==> flow/design.v <==
`timescale 1ns / 1ps
module compression(
    input [31:0] Ki, Wi,
    input [31:0] ain, bin, cin, din, ein, fin, gin, hin,
    output [31:0] aout, bout, cout, dout, eout, fout, gout, hout
    );
    wire [31:0] S0, S1, T1, T2, Ch_efg, Maj_abc;
    assign S0 = ({ain[1:0],ain[31:2]}) ^ ({ain[12:0],ain[31:13]}) ^ ({ain[21:0],ain[31:22]});
    assign S1 = ({ein[5:0],ein[31:6]}) ^ ({ein[10:0],ein[31:11]}) ^ ({ein[24:0],ein[31:25]});
    assign Maj_abc = (ain & bin) ^ (ain & cin) ^ (bin & cin);
    assign Ch_efg = (ein & fin) ^ (~ein & gin);
    assign T1 = hin + S1 + Ch_efg + Ki + Wi;
    assign T2 = S0 + Maj_abc;
    assign aout = T1 + T2;
    assign bout = ain;
    assign cout = bin;
    assign dout = cin;
    assign eout = din + T1;
    assign fout = ein;
    assign gout = fin;
    assign hout = gin;
endmodule
`timescale 1ns / 1ps
module sigma0(
    input [31:0] X,
    output [31:0] Y
    );
    assign Y = {X[6:0], X[31:7]} ^ {X[17:0], X[31:18]} ^ {3'b000, X[31:3]};
endmodule
module sigma1(
    input [31:0] X,
    output [31:0] Y
    );
    assign Y = {X[16:0], X[31:17]} ^ {X[18:0], X[31:19]} ^ {10'b0000000000, X[31:10]};
endmodule
module expander(
    input [31:0] Wm16, Wm15, Wm7, Wm2,
    output [31:0] Wnext
    );
    wire [31:0] sigmaL0Out, sigmaL1Out;
    sigma0 s0(.X(Wm15), .Y(sigmaL0Out));
    sigma1 s1(.X(Wm2), .Y(sigmaL1Out));
    assign Wnext = sigmaL1Out + Wm7 + sigmaL0Out + Wm16;
endmodule
`timescale 1ns / 1ps
module sha256_core(
    input clk, rst_n,
    input start,                
    input init,                 
    input [511:0] block,        
    output reg ready,
    output reg done,
    output [255:0] hash
    );
    localparam
        H01 = 32'h6A09E667,
        H02 = 32'hBB67AE85,
        H03 = 32'h3C6EF372,
        H04 = 32'hA54FF53A,
        H05 = 32'h510E527F,
        H06 = 32'h9B05688C,
        H07 = 32'h1F83D9AB,
        H08 = 32'h5BE0CD19;
    reg [31:0] H0, H1, H2, H3, H4, H5, H6, H7;
    reg [31:0] a, b, c, d, e, f, g, h;
    reg [31:0] W [0:15];
    reg [6:0] counter;
    reg busy;
    reg [31:0] Ki;
    always @(*)
        begin
            case(counter[5:0])
            6'd0:  Ki = 32'h428a2f98; 6'd1:  Ki = 32'h71374491; 6'd2:  Ki = 32'hb5c0fbcf; 6'd3:  Ki = 32'he9b5dba5;
            6'd4:  Ki = 32'h3956c25b; 6'd5:  Ki = 32'h59f111f1; 6'd6:  Ki = 32'h923f82a4; 6'd7:  Ki = 32'hab1c5ed5;
            6'd8:  Ki = 32'hd807aa98; 6'd9:  Ki = 32'h12835b01; 6'd10: Ki = 32'h243185be; 6'd11: Ki = 32'h550c7dc3;
            6'd12: Ki = 32'h72be5d74; 6'd13: Ki = 32'h80deb1fe; 6'd14: Ki = 32'h9bdc06a7; 6'd15: Ki = 32'hc19bf174;
            6'd16: Ki = 32'he49b69c1; 6'd17: Ki = 32'hefbe4786; 6'd18: Ki = 32'h0fc19dc6; 6'd19: Ki = 32'h240ca1cc;
            6'd20: Ki = 32'h2de92c6f; 6'd21: Ki = 32'h4a7484aa; 6'd22: Ki = 32'h5cb0a9dc; 6'd23: Ki = 32'h76f988da;
            6'd24: Ki = 32'h983e5152; 6'd25: Ki = 32'ha831c66d; 6'd26: Ki = 32'hb00327c8; 6'd27: Ki = 32'hbf597fc7;
            6'd28: Ki = 32'hc6e00bf3; 6'd29: Ki = 32'hd5a79147; 6'd30: Ki = 32'h06ca6351; 6'd31: Ki = 32'h14292967;
            6'd32: Ki = 32'h27b70a85; 6'd33: Ki = 32'h2e1b2138; 6'd34: Ki = 32'h4d2c6dfc; 6'd35: Ki = 32'h53380d13;
            6'd36: Ki = 32'h650a7354; 6'd37: Ki = 32'h766a0abb; 6'd38: Ki = 32'h81c2c92e; 6'd39: Ki = 32'h92722c85;
            6'd40: Ki = 32'ha2bfe8a1; 6'd41: Ki = 32'ha81a664b; 6'd42: Ki = 32'hc24b8b70; 6'd43: Ki = 32'hc76c51a3;
            6'd44: Ki = 32'hd192e819; 6'd45: Ki = 32'hd6990624; 6'd46: Ki = 32'hf40e3585; 6'd47: Ki = 32'h106aa070;
            6'd48: Ki = 32'h19a4c116; 6'd49: Ki = 32'h1e376c08; 6'd50: Ki = 32'h2748774c; 6'd51: Ki = 32'h34b0bcb5;
            6'd52: Ki = 32'h391c0cb3; 6'd53: Ki = 32'h4ed8aa4a; 6'd54: Ki = 32'h5b9cca4f; 6'd55: Ki = 32'h682e6ff3;
            6'd56: Ki = 32'h748f82ee; 6'd57: Ki = 32'h78a5636f; 6'd58: Ki = 32'h84c87814; 6'd59: Ki = 32'h8cc70208;
            6'd60: Ki = 32'h90befffa; 6'd61: Ki = 32'ha4506ceb; 6'd62: Ki = 32'hbef9a3f7; default: Ki = 32'hc67178f2;
            endcase
        end
    wire [31:0] an, bn, cn, dn, en, fn, gn, hn;
    wire [31:0] Wnext;
    compression u_compression(
        .Ki(Ki), .Wi(W[0]),
        .ain(a), .bin(b), .cin(c), .din(d), .ein(e), .fin(f), .gin(g), .hin(h),
        .aout(an), .bout(bn), .cout(cn), .dout(dn), .eout(en), .fout(fn), .gout(gn), .hout(hn)
        );
    expander u_expander(
        .Wm16(W[0]), .Wm15(W[1]), .Wm7(W[9]), .Wm2(W[14]),
        .Wnext(Wnext)
        );
    assign hash = {H0, H1, H2, H3, H4, H5, H6, H7};
    integer i;
    always @(posedge clk)
        begin
            if (~rst_n)
                begin
                    H0 <= H01; H1 <= H02; H2 <= H03; H3 <= H04;
                    H4 <= H05; H5 <= H06; H6 <= H07; H7 <= H08;
                    counter <= 0;
                    busy <= 0;
                    ready <= 1;
                    done <= 0;
                end
            else
                begin
                    done <= 0;
                    if (ready && start)
                        begin
                            if (init)
                                begin
                                    H0 <= H01; H1 <= H02; H2 <= H03; H3 <= H04;
                                    H4 <= H05; H5 <= H06; H6 <= H07; H7 <= H08;
                                    a <= H01; b <= H02; c <= H03; d <= H04;
                                    e <= H05; f <= H06; g <= H07; h <= H08;
                                end
                            else
                                begin
                                    a <= H0; b <= H1; c <= H2; d <= H3;
                                    e <= H4; f <= H5; g <= H6; h <= H7;
                                end
                            for (i = 0; i < 16; i = i + 1)
                                W[i] <= block[511-32*i -: 32];
                            counter <= 0;
                            busy <= 1;
                            ready <= 0;
                        end
                    else if (busy)
                        begin
                            if (counter == 64)
                                begin
                                    H0 <= H0 + a; H1 <= H1 + b; H2 <= H2 + c; H3 <= H3 + d;
                                    H4 <= H4 + e; H5 <= H5 + f; H6 <= H6 + g; H7 <= H7 + h;
                                    busy <= 0;
                                    ready <= 1;
                                    done <= 1;
                                end
                            else
                                begin
                                    a <= an; b <= bn; c <= cn; d <= dn;
                                    e <= en; f <= fn; g <= gn; h <= hn;
                                    for (i = 0; i < 15; i = i + 1)
                                        W[i] <= W[i+1];
                                    W[15] <= Wnext;
                                    counter <= counter + 1;
                                end
                        end
                end
        end
endmodule
### Step by step through the tools: sha256_core

Tool output for the design above before and after an edit, in the order of the flow.
Lines under "unedited" count in the file above, lines under "edited" in the edited file.
"change" is "edited" less "unedited", of the values as shown.
A cell with -- has no value.

| inputs | value |
|---|---|
| design top | sha256_core |
| clock port | clk |
| cell library | sky130hd |
| corner | tt_025C_1v80 |

### The edit

Unified diff, file above to edited file.
The edit is scripted: it alters the design's behaviour and was not made to optimise anything.

```diff
@@ -41,5 +41,5 @@
     sigma0 s0(.X(Wm15), .Y(sigmaL0Out));
     sigma1 s1(.X(Wm2), .Y(sigmaL1Out));
-    assign Wnext = sigmaL1Out + Wm7 + sigmaL0Out + Wm16;
+    assign Wnext = sigmaL1Out + Wm7 + sigmaL0Out - Wm16;
 endmodule
 `timescale 1ns / 1ps
```

### Word level

Yosys after proc, flatten, opt, wreduce and memory -nomap, before mapping. Print and check cells are not counted. Equal cells are merged and count once.
Yosys's memory passes give these memory sizes; they may raise the number of words (mostly to a power of two), join words into wider ones and drop unused or constant bits.

Storage and ports:

| element | unedited | edited | change |
|---|---|---|---|
| register bits | 1034 | 1034 | 0 |
| memory bits (read-only) | 2048 | 2048 | 0 |
| clocked read ports x word width | 32 | 32 | 0 |
| memories | 1 | 1 | 0 |
| input bits | 516 | 516 | 0 |
| output and inout port bits | 258 | 258 | 0 |
| elaborated cells | 199 | 199 | 0 |

Memories:

| element | unedited | edited |
|---|---|---|
| words x width with read and write ports | 64 x 32 bit 1R0W | 64 x 32 bit 1R0W |

Cells by class:

| element | unedited | edited | change |
|---|---|---|---|
| $add $sub $neg | 19 | 19 | 0 |
| eq/ne operators | 2 | 2 | 0 |
| multiplexer cells | 113 | 113 | 0 |
| bitwise operators | 20 | 20 | 0 |
| reduce/logical cells | 8 | 8 | 0 |

Operator list:

| operator | unedited | edited | change |
|---|---|---|---|
| adder 32 bit | 18 | 17 | -1 |
| subtractor 32 bit | 0 | 1 | +1 |
| 2-to-1 mux 32 bit | 104 | 104 | 0 |
| XOR 32 bit | 9 | 9 | 0 |
| 2-to-1 mux 1 bit | 7 | 7 | 0 |
| AND 32 bit | 5 | 5 | 0 |
| inverter 1 bit | 3 | 3 | 0 |
| 2-to-1 mux 6 bit | 2 | 2 | 0 |
| AND reduction 2 bit | 2 | 2 | 0 |
| nonzero test 2 bit | 2 | 2 | 0 |
| adder 7 x 1 -> 7 bit (second input constant) | 1 | 1 | 0 |
| equality test 7 bit (second input constant) | 1 | 1 | 0 |
| logical AND 1 bit | 1 | 1 | 0 |
| != test 2 bit (second input constant) | 1 | 1 | 0 |
| inverter 32 bit | 1 | 1 | 0 |
| AND reduction 3 bit | 1 | 1 | 0 |
| OR reduction 2 bit | 1 | 1 | 0 |
| OR reduction 3 bit | 1 | 1 | 0 |
| XOR 32 x 22 -> 32 bit | 1 | 1 | 0 |
| XOR 32 x 29 -> 32 bit | 1 | 1 | 0 |

### Depth

Depth = most cells in a row (Yosys ltp): at word level without a register or memory, in the mapped netlist without a sequential cell, where the memories' decode and read muxes count.

Depth:

| element | unedited | edited | change |
|---|---|---|---|
| word-level depth | 10 | 10 | 0 |
| ABC_AREA | 0 | 0 | -- |
| depth in mapped cells | 32 | 34 | +2 |
| mapped depth without buffers | 31 | 32 | +1 |

### Synthesis result

Yosys stat after the flow's synthesis: flattened, memories mapped to cells. It holds for the ABC_AREA given above (unset counts as 0); a run with the other value may have another netlist.

Synthesis totals:

| element | unedited | edited | change |
|---|---|---|---|
| mapped cells | 8226 | 8193 | -33 |
| chip area (Yosys) (µm²) | 71496.1 | 71313.4 | -182.7 |
| sequential part of the area (µm²) | 29027.8 | 29027.8 | 0.0 |
| mapped flip-flops | 1066 | 1066 | 0 |
| buffers | 441 | 427 | -14 |

Cell types:

| cell | unedited | edited | change |
|---|---|---|---|
| sky130_fd_sc_hd__nand3_1 | 152 | 84 | -68 |
| sky130_fd_sc_hd__nor2_1 | 374 | 429 | +55 |
| sky130_fd_sc_hd__a21oi_1 | 496 | 452 | -44 |
| sky130_fd_sc_hd__a22oi_1 | 7 | 50 | +43 |
| sky130_fd_sc_hd__o21ai_0 | 589 | 554 | -35 |
| sky130_fd_sc_hd__nand2_1 | 2107 | 2139 | +32 |
| sky130_fd_sc_hd__nor3_1 | 175 | 145 | -30 |
| sky130_fd_sc_hd__nand2b_1 | 44 | 71 | +27 |
| sky130_fd_sc_hd__o22ai_1 | 16 | 36 | +20 |
| sky130_fd_sc_hd__or3_1 | 43 | 26 | -17 |
| sky130_fd_sc_hd__xor2_1 | 198 | 213 | +15 |
| sky130_fd_sc_hd__inv_1 | 524 | 537 | +13 |
| sky130_fd_sc_hd__o21ai_1 | 9 | 20 | +11 |
| sky130_fd_sc_hd__o21bai_1 | 40 | 50 | +10 |
| sky130_fd_sc_hd__o21a_1 | 69 | 60 | -9 |
| sky130_fd_sc_hd__a31oi_1 | 61 | 52 | -9 |
| sky130_fd_sc_hd__or2_2 | 15 | 6 | -9 |
| sky130_fd_sc_hd__buf_2 | 13 | 4 | -9 |

The list need not be complete.
The figures by module come from a second, unflattened synthesis with its own total; it is not the netlist above.

Unflattened totals:

| element | unedited | edited | change |
|---|---|---|---|
| cells (unflattened synthesis) | 8433 | 8459 | +26 |
| area (unflattened synthesis) (µm²) | 74022.2 | 74133.6 | +111.4 |

Each row is one instance without its submodules.

Modules, unedited:

| module | instances | cells | area (µm²) | seq. area (µm²) |
|---|---|---|---|---|
| sha256_core | 1 | 6648 | 58478.6 | 29027.8 |
| compression | 1 | 1258 | 10633.9 | 0.0 |
| expander | 1 | 463 | 3568.4 | 0.0 |
| sigma0 | 1 | 32 | 730.7 | 0.0 |
| sigma1 | 1 | 32 | 610.6 | 0.0 |

Modules, edited:

| module | instances | cells | area (µm²) | seq. area (µm²) |
|---|---|---|---|---|
| sha256_core | 1 | 6648 | 58478.6 | 29027.8 |
| compression | 1 | 1258 | 10633.9 | 0.0 |
| expander | 1 | 489 | 3679.8 | 0.0 |
| sigma0 | 1 | 32 | 730.7 | 0.0 |
| sigma1 | 1 | 32 | 610.6 | 0.0 |

### Timing after synthesis

OpenSTA on the mapped netlist: ideal clock, no wires. The path of least setup slack (recovery checks aside). Input and output delay are each 20% of the period. Register names are those of the netlist, which keeps one name where synthesis merged equal registers.

Timing path post-synthesis:

| element | unedited | edited | change |
|---|---|---|---|
| path kind | in2reg | in2reg | -- |
| start | input rst_n | input rst_n | -- |
| end | register W[0][0] | register W[0][0] | -- |
| clock period (ns) | 8.0 | 8.0 | 0.0 |
| input delay (ns) | 1.600 | 1.600 | 0.000 |
| library setup time (ns) | 2.162 | 2.158 | -0.004 |
| time at the first pin (ns) | 1.600 | 1.600 | 0.000 |
| arrival time (ns) | 38.719 | 38.834 | +0.115 |
| data required time (ns) | 5.838 | 5.842 | +0.004 |
| setup slack (ns) | -32.880 | -32.992 | -0.112 |
| delay of the path (ns) | 39.281 | 39.392 | +0.111 |
| stages on the path | 3 | 4 | +1 |
| buffers on the path | 1 | 2 | +1 |
| synthesis period reached (ns) | 40.88 | 40.992 | +0.112 |

"delay of the path" is the arrival time less input delay plus setup time.
"stages on the path": output pins that drive a net of the path, with the launching flip-flop's if there is one; two outputs of one cell count as two.
"synthesis period reached" = period - worst setup slack (recovery checks aside). The figure is calculated, with input and output delays left at 20% of the set period.
The rows between start and end are the longest chain of elaborated cells between them; the timing report does not say that the signal goes this way. Where chains are equally long, one stands for them.
Each line given opens the expression or statement behind the cell; cells for indexed reads and writes are added by Yosys, which also makes memories of some case tables.

| between the ends, post-synthesis, unedited | value |
|---|---|
| cell sequence | sky130_fd_sc_hd__clkinv_1 sky130_fd_sc_hd__clkbuf_1 sky130_fd_sc_hd__a21oi_1 |
| cells in the longest elaborated chain | 1 |
| elaborated cells on any way between the ends | 1 |
| source lines of those cells | 0 |
| those cells by class | reduce/logical (1) |

RTL lines, path post-synthesis, unedited:

| element | line | RTL |
|---|---|---|
| from (decl) | 47 | `input clk, rst_n,` |
| AND reduction 3 bit | -- |  |
| to (assign) | 133 | `W[i] <= block[511-32*i -: 32];` |
| to (assign) | 153 | `W[i] <= W[i+1];` |
| to (decl) | 66 | `reg [31:0] W [0:15];` |

| between the ends, post-synthesis, edited | value |
|---|---|
| cell sequence | sky130_fd_sc_hd__inv_1 sky130_fd_sc_hd__clkbuf_1 sky130_fd_sc_hd__clkbuf_1 sky130_fd_sc_hd__a21oi_1 |
| cells in the longest elaborated chain | 1 |
| elaborated cells on any way between the ends | 1 |
| source lines of those cells | 0 |
| those cells by class | reduce/logical (1) |

RTL lines, path post-synthesis, edited:

| element | line | RTL |
|---|---|---|
| from (decl) | 47 | `input clk, rst_n,` |
| AND reduction 3 bit | -- |  |
| to (assign) | 133 | `W[i] <= block[511-32*i -: 32];` |
| to (assign) | 153 | `W[i] <= W[i+1];` |
| to (decl) | 66 | `reg [31:0] W [0:15];` |

### Path in the finished layout

Path of least setup slack in the final report of the runs of pair 1 (OpenROAD, finished layout, wires in). Where an end is a register, its clock arrival counts in the times.

Timing path after layout:

| element | unedited | edited | change |
|---|---|---|---|
| path kind | reg2reg | reg2reg | -- |
| start | register g[1] | register e[26] | -- |
| end | register a[29] | register a[30] | -- |
| clock period (ns) | 8.0 | 8.0 | 0.0 |
| library setup time (ns) | 0.28 | 0.28 | 0.00 |
| time at the first pin (ns) | 0.79 | 0.79 | 0.00 |
| arrival time (ns) | 8.06 | 8.16 | +0.10 |
| data required time (ns) | 8.51 | 8.52 | +0.01 |
| setup slack (ns) | 0.45 | 0.36 | -0.09 |
| stages on the path | 29 | 30 | +1 |
| buffers on the path | 1 | 2 | +1 |

The rows between start and end are the longest chain of elaborated cells between them; the timing report does not say that the signal goes this way. Where chains are equally long, one stands for them.
At most two assigning lines are given for a register; there are more.

| between the ends, after layout, unedited | value |
|---|---|
| cell sequence | sky130_fd_sc_hd__edfxtp_1 sky130_fd_sc_hd__mux2i_2 sky130_fd_sc_hd__fa_1 sky130_fd_sc_hd__fa_1 sky130_fd_sc_hd__fa_1 sky130_fd_sc_hd__inv_1 sky130_fd_sc_hd__ha_1 sky130_fd_sc_hd__inv_1 sky130_fd_sc_hd__fa_1 sky130_fd_sc_hd__nor2b_1 sky130_fd_sc_hd__o31a_1 sky130_fd_sc_hd__o21ai_0 sky130_fd_sc_hd__nand2b_1 sky130_fd_sc_hd__xor2_1 sky130_fd_sc_hd__inv_1 sky130_fd_sc_hd__fa_1 sky130_fd_sc_hd__inv_1 sky130_fd_sc_hd__ha_1 sky130_fd_sc_hd__o21a_1 sky130_fd_sc_hd__o21ai_0 sky130_fd_sc_hd__a32o_1 sky130_fd_sc_hd__o211ai_1 sky130_fd_sc_hd__a31oi_1 sky130_fd_sc_hd__o21ai_0 sky130_fd_sc_hd__buf_4 sky130_fd_sc_hd__o21a_1 sky130_fd_sc_hd__a31oi_1 sky130_fd_sc_hd__xor2_1 sky130_fd_sc_hd__o21ai_0 |
| cells in the longest elaborated chain | 9 |
| elaborated cells on any way between the ends | 9 |
| source lines of those cells | 6 |
| those cells by class | add/sub (4); mux (3); logic (2) |

RTL lines, path after layout, unedited:

| element | line | RTL |
|---|---|---|
| from (decl) | 65 | `reg [31:0] a, b, c, d, e, f, g, h;` |
| from (assign) | 125 | `e <= H05; f <= H06; g <= H07; h <= H08;` |
| from (assign) | 151 | `e <= en; f <= fn; g <= gn; h <= hn;` |
| AND 32 bit | 11 | `assign Ch_efg = (ein & fin) ^ (~ein & gin);` |
| XOR 32 bit | 11 |  |
| adder 32 bit x3 | 12 | `assign T1 = hin + S1 + Ch_efg + Ki + Wi;` |
| adder 32 bit | 14 | `assign aout = T1 + T2;` |
| 2-to-1 mux 32 bit | 140 | `if (counter == 64)` |
| 2-to-1 mux 32 bit | 138 | `else if (busy)` |
| 2-to-1 mux 32 bit | 118 | `if (ready && start)` |
| to (assign) | 124 | `a <= H01; b <= H02; c <= H03; d <= H04;` |
| to (assign) | 150 | `a <= an; b <= bn; c <= cn; d <= dn;` |
| to (decl) | 65 |  |

| between the ends, after layout, edited | value |
|---|---|
| cell sequence | sky130_fd_sc_hd__edfxtp_1 sky130_fd_sc_hd__xor2_1 sky130_fd_sc_hd__xnor2_1 sky130_fd_sc_hd__buf_4 sky130_fd_sc_hd__fa_1 sky130_fd_sc_hd__fa_1 sky130_fd_sc_hd__inv_1 sky130_fd_sc_hd__ha_1 sky130_fd_sc_hd__inv_1 sky130_fd_sc_hd__fa_1 sky130_fd_sc_hd__nor2b_2 sky130_fd_sc_hd__o21ai_1 sky130_fd_sc_hd__a311oi_2 sky130_fd_sc_hd__o21ai_0 sky130_fd_sc_hd__buf_4 sky130_fd_sc_hd__xnor2_1 sky130_fd_sc_hd__inv_1 sky130_fd_sc_hd__fa_1 sky130_fd_sc_hd__inv_1 sky130_fd_sc_hd__ha_1 sky130_fd_sc_hd__and3_1 sky130_fd_sc_hd__a31oi_1 sky130_fd_sc_hd__o211a_1 sky130_fd_sc_hd__o21ai_1 sky130_fd_sc_hd__o21a_1 sky130_fd_sc_hd__o31ai_1 sky130_fd_sc_hd__nand2_1 sky130_fd_sc_hd__a311oi_1 sky130_fd_sc_hd__xor2_1 sky130_fd_sc_hd__a21oi_1 |
| cells in the longest elaborated chain | 10 |
| elaborated cells on any way between the ends | 14 |
| source lines of those cells | 7 |
| those cells by class | add/sub (5); mux (3); logic (6) |

RTL lines, path after layout, edited:

| element | line | RTL |
|---|---|---|
| from (decl) | 65 | `reg [31:0] a, b, c, d, e, f, g, h;` |
| from (assign) | 125 | `e <= H05; f <= H06; g <= H07; h <= H08;` |
| from (assign) | 151 | `e <= en; f <= fn; g <= gn; h <= hn;` |
| XOR 32 bit x2 | 9 | `assign S1 = ({ein[5:0],ein[31:6]}) ^ ({ein[10:0],ein[31:11]}) ^ ({ein[24:0],ein[31:25]});` |
| adder 32 bit x4 | 12 | `assign T1 = hin + S1 + Ch_efg + Ki + Wi;` |
| adder 32 bit | 14 | `assign aout = T1 + T2;` |
| 2-to-1 mux 32 bit | 140 | `if (counter == 64)` |
| 2-to-1 mux 32 bit | 138 | `else if (busy)` |
| 2-to-1 mux 32 bit | 118 | `if (ready && start)` |
| to (assign) | 124 | `a <= H01; b <= H02; c <= H03; d <= H04;` |
| to (assign) | 150 | `a <= an; b <= bn; c <= cn; d <= dn;` |
| to (decl) | 65 |  |

### Flow runs

Runs of the flow (Yosys, OpenROAD) on both versions; the two runs of a pair have the same settings. The constraints put input and output delay at 20% of the set period each and load the outputs with 0.01 pF.

| flow settings, pair 1 | value |
|---|---|
| CORE_UTILIZATION | 40 |
| PLACE_DENSITY | 0.6 |
| period_ns | 8.0 |
| CAP_MARGIN | 20 |
| CORE_MARGIN | 2 |
| SLEW_MARGIN | 20 |

Final reports, pair 1:

| element | unedited | edited | change |
|---|---|---|---|
| netlist area reported by Yosys (µm²) | 71496.1 | 71313.4 | -182.7 |
| area inside the die boundary (µm²) | 182137.0 | 181676.0 | -461.0 |
| utilization after routing (%) | 48.3 | 48.8 | +0.5 |
| smallest setup slack (ns) | 0.455 | 0.358 | -0.097 |
| summed negative setup slack (ns) | 0.000 | 0.000 | 0.000 |
| final worst hold slack (ns) | 0.504 | 0.498 | -0.006 |
| achieved clock period (ns) | 7.545 | 7.642 | +0.097 |

| flow settings, pair 2 | value |
|---|---|
| ABC_AREA | 0 |
| CELL_PAD_IN_SITES_GLOBAL_PLACEMENT | 2 |
| CORE_MARGIN | 5 |
| CORE_UTILIZATION | 39 |
| GPL_TIMING_DRIVEN | 0 |
| MIN_ROUTING_LAYER | met1 |
| PLACE_DENSITY_LB_ADDON | 0.1 |
| SETUP_SLACK_MARGIN | 1.48 |
| TNS_END_PERCENT | 35 |
| period_ns | 10.2 |
| CAP_MARGIN | 20 |
| SLEW_MARGIN | 20 |

Final reports, pair 2:

| element | unedited | edited | change |
|---|---|---|---|
| netlist area reported by Yosys (µm²) | 71496.1 | 71313.4 | -182.7 |
| area inside the die boundary (µm²) | 191984.0 | 191507.0 | -477.0 |
| utilization after routing (%) | 48.3 | 48.4 | +0.1 |
| smallest setup slack (ns) | 1.481 | 1.654 | +0.173 |
| summed negative setup slack (ns) | 0.000 | 0.000 | 0.000 |
| final worst hold slack (ns) | 0.507 | 0.504 | -0.003 |
| achieved clock period (ns) | 8.719 | 8.546 | -0.173 |

"achieved clock period" is the run's clock period less its worst setup slack. It is reckoned from that one timing run; input and output delays stay at 20% of the period that was set.
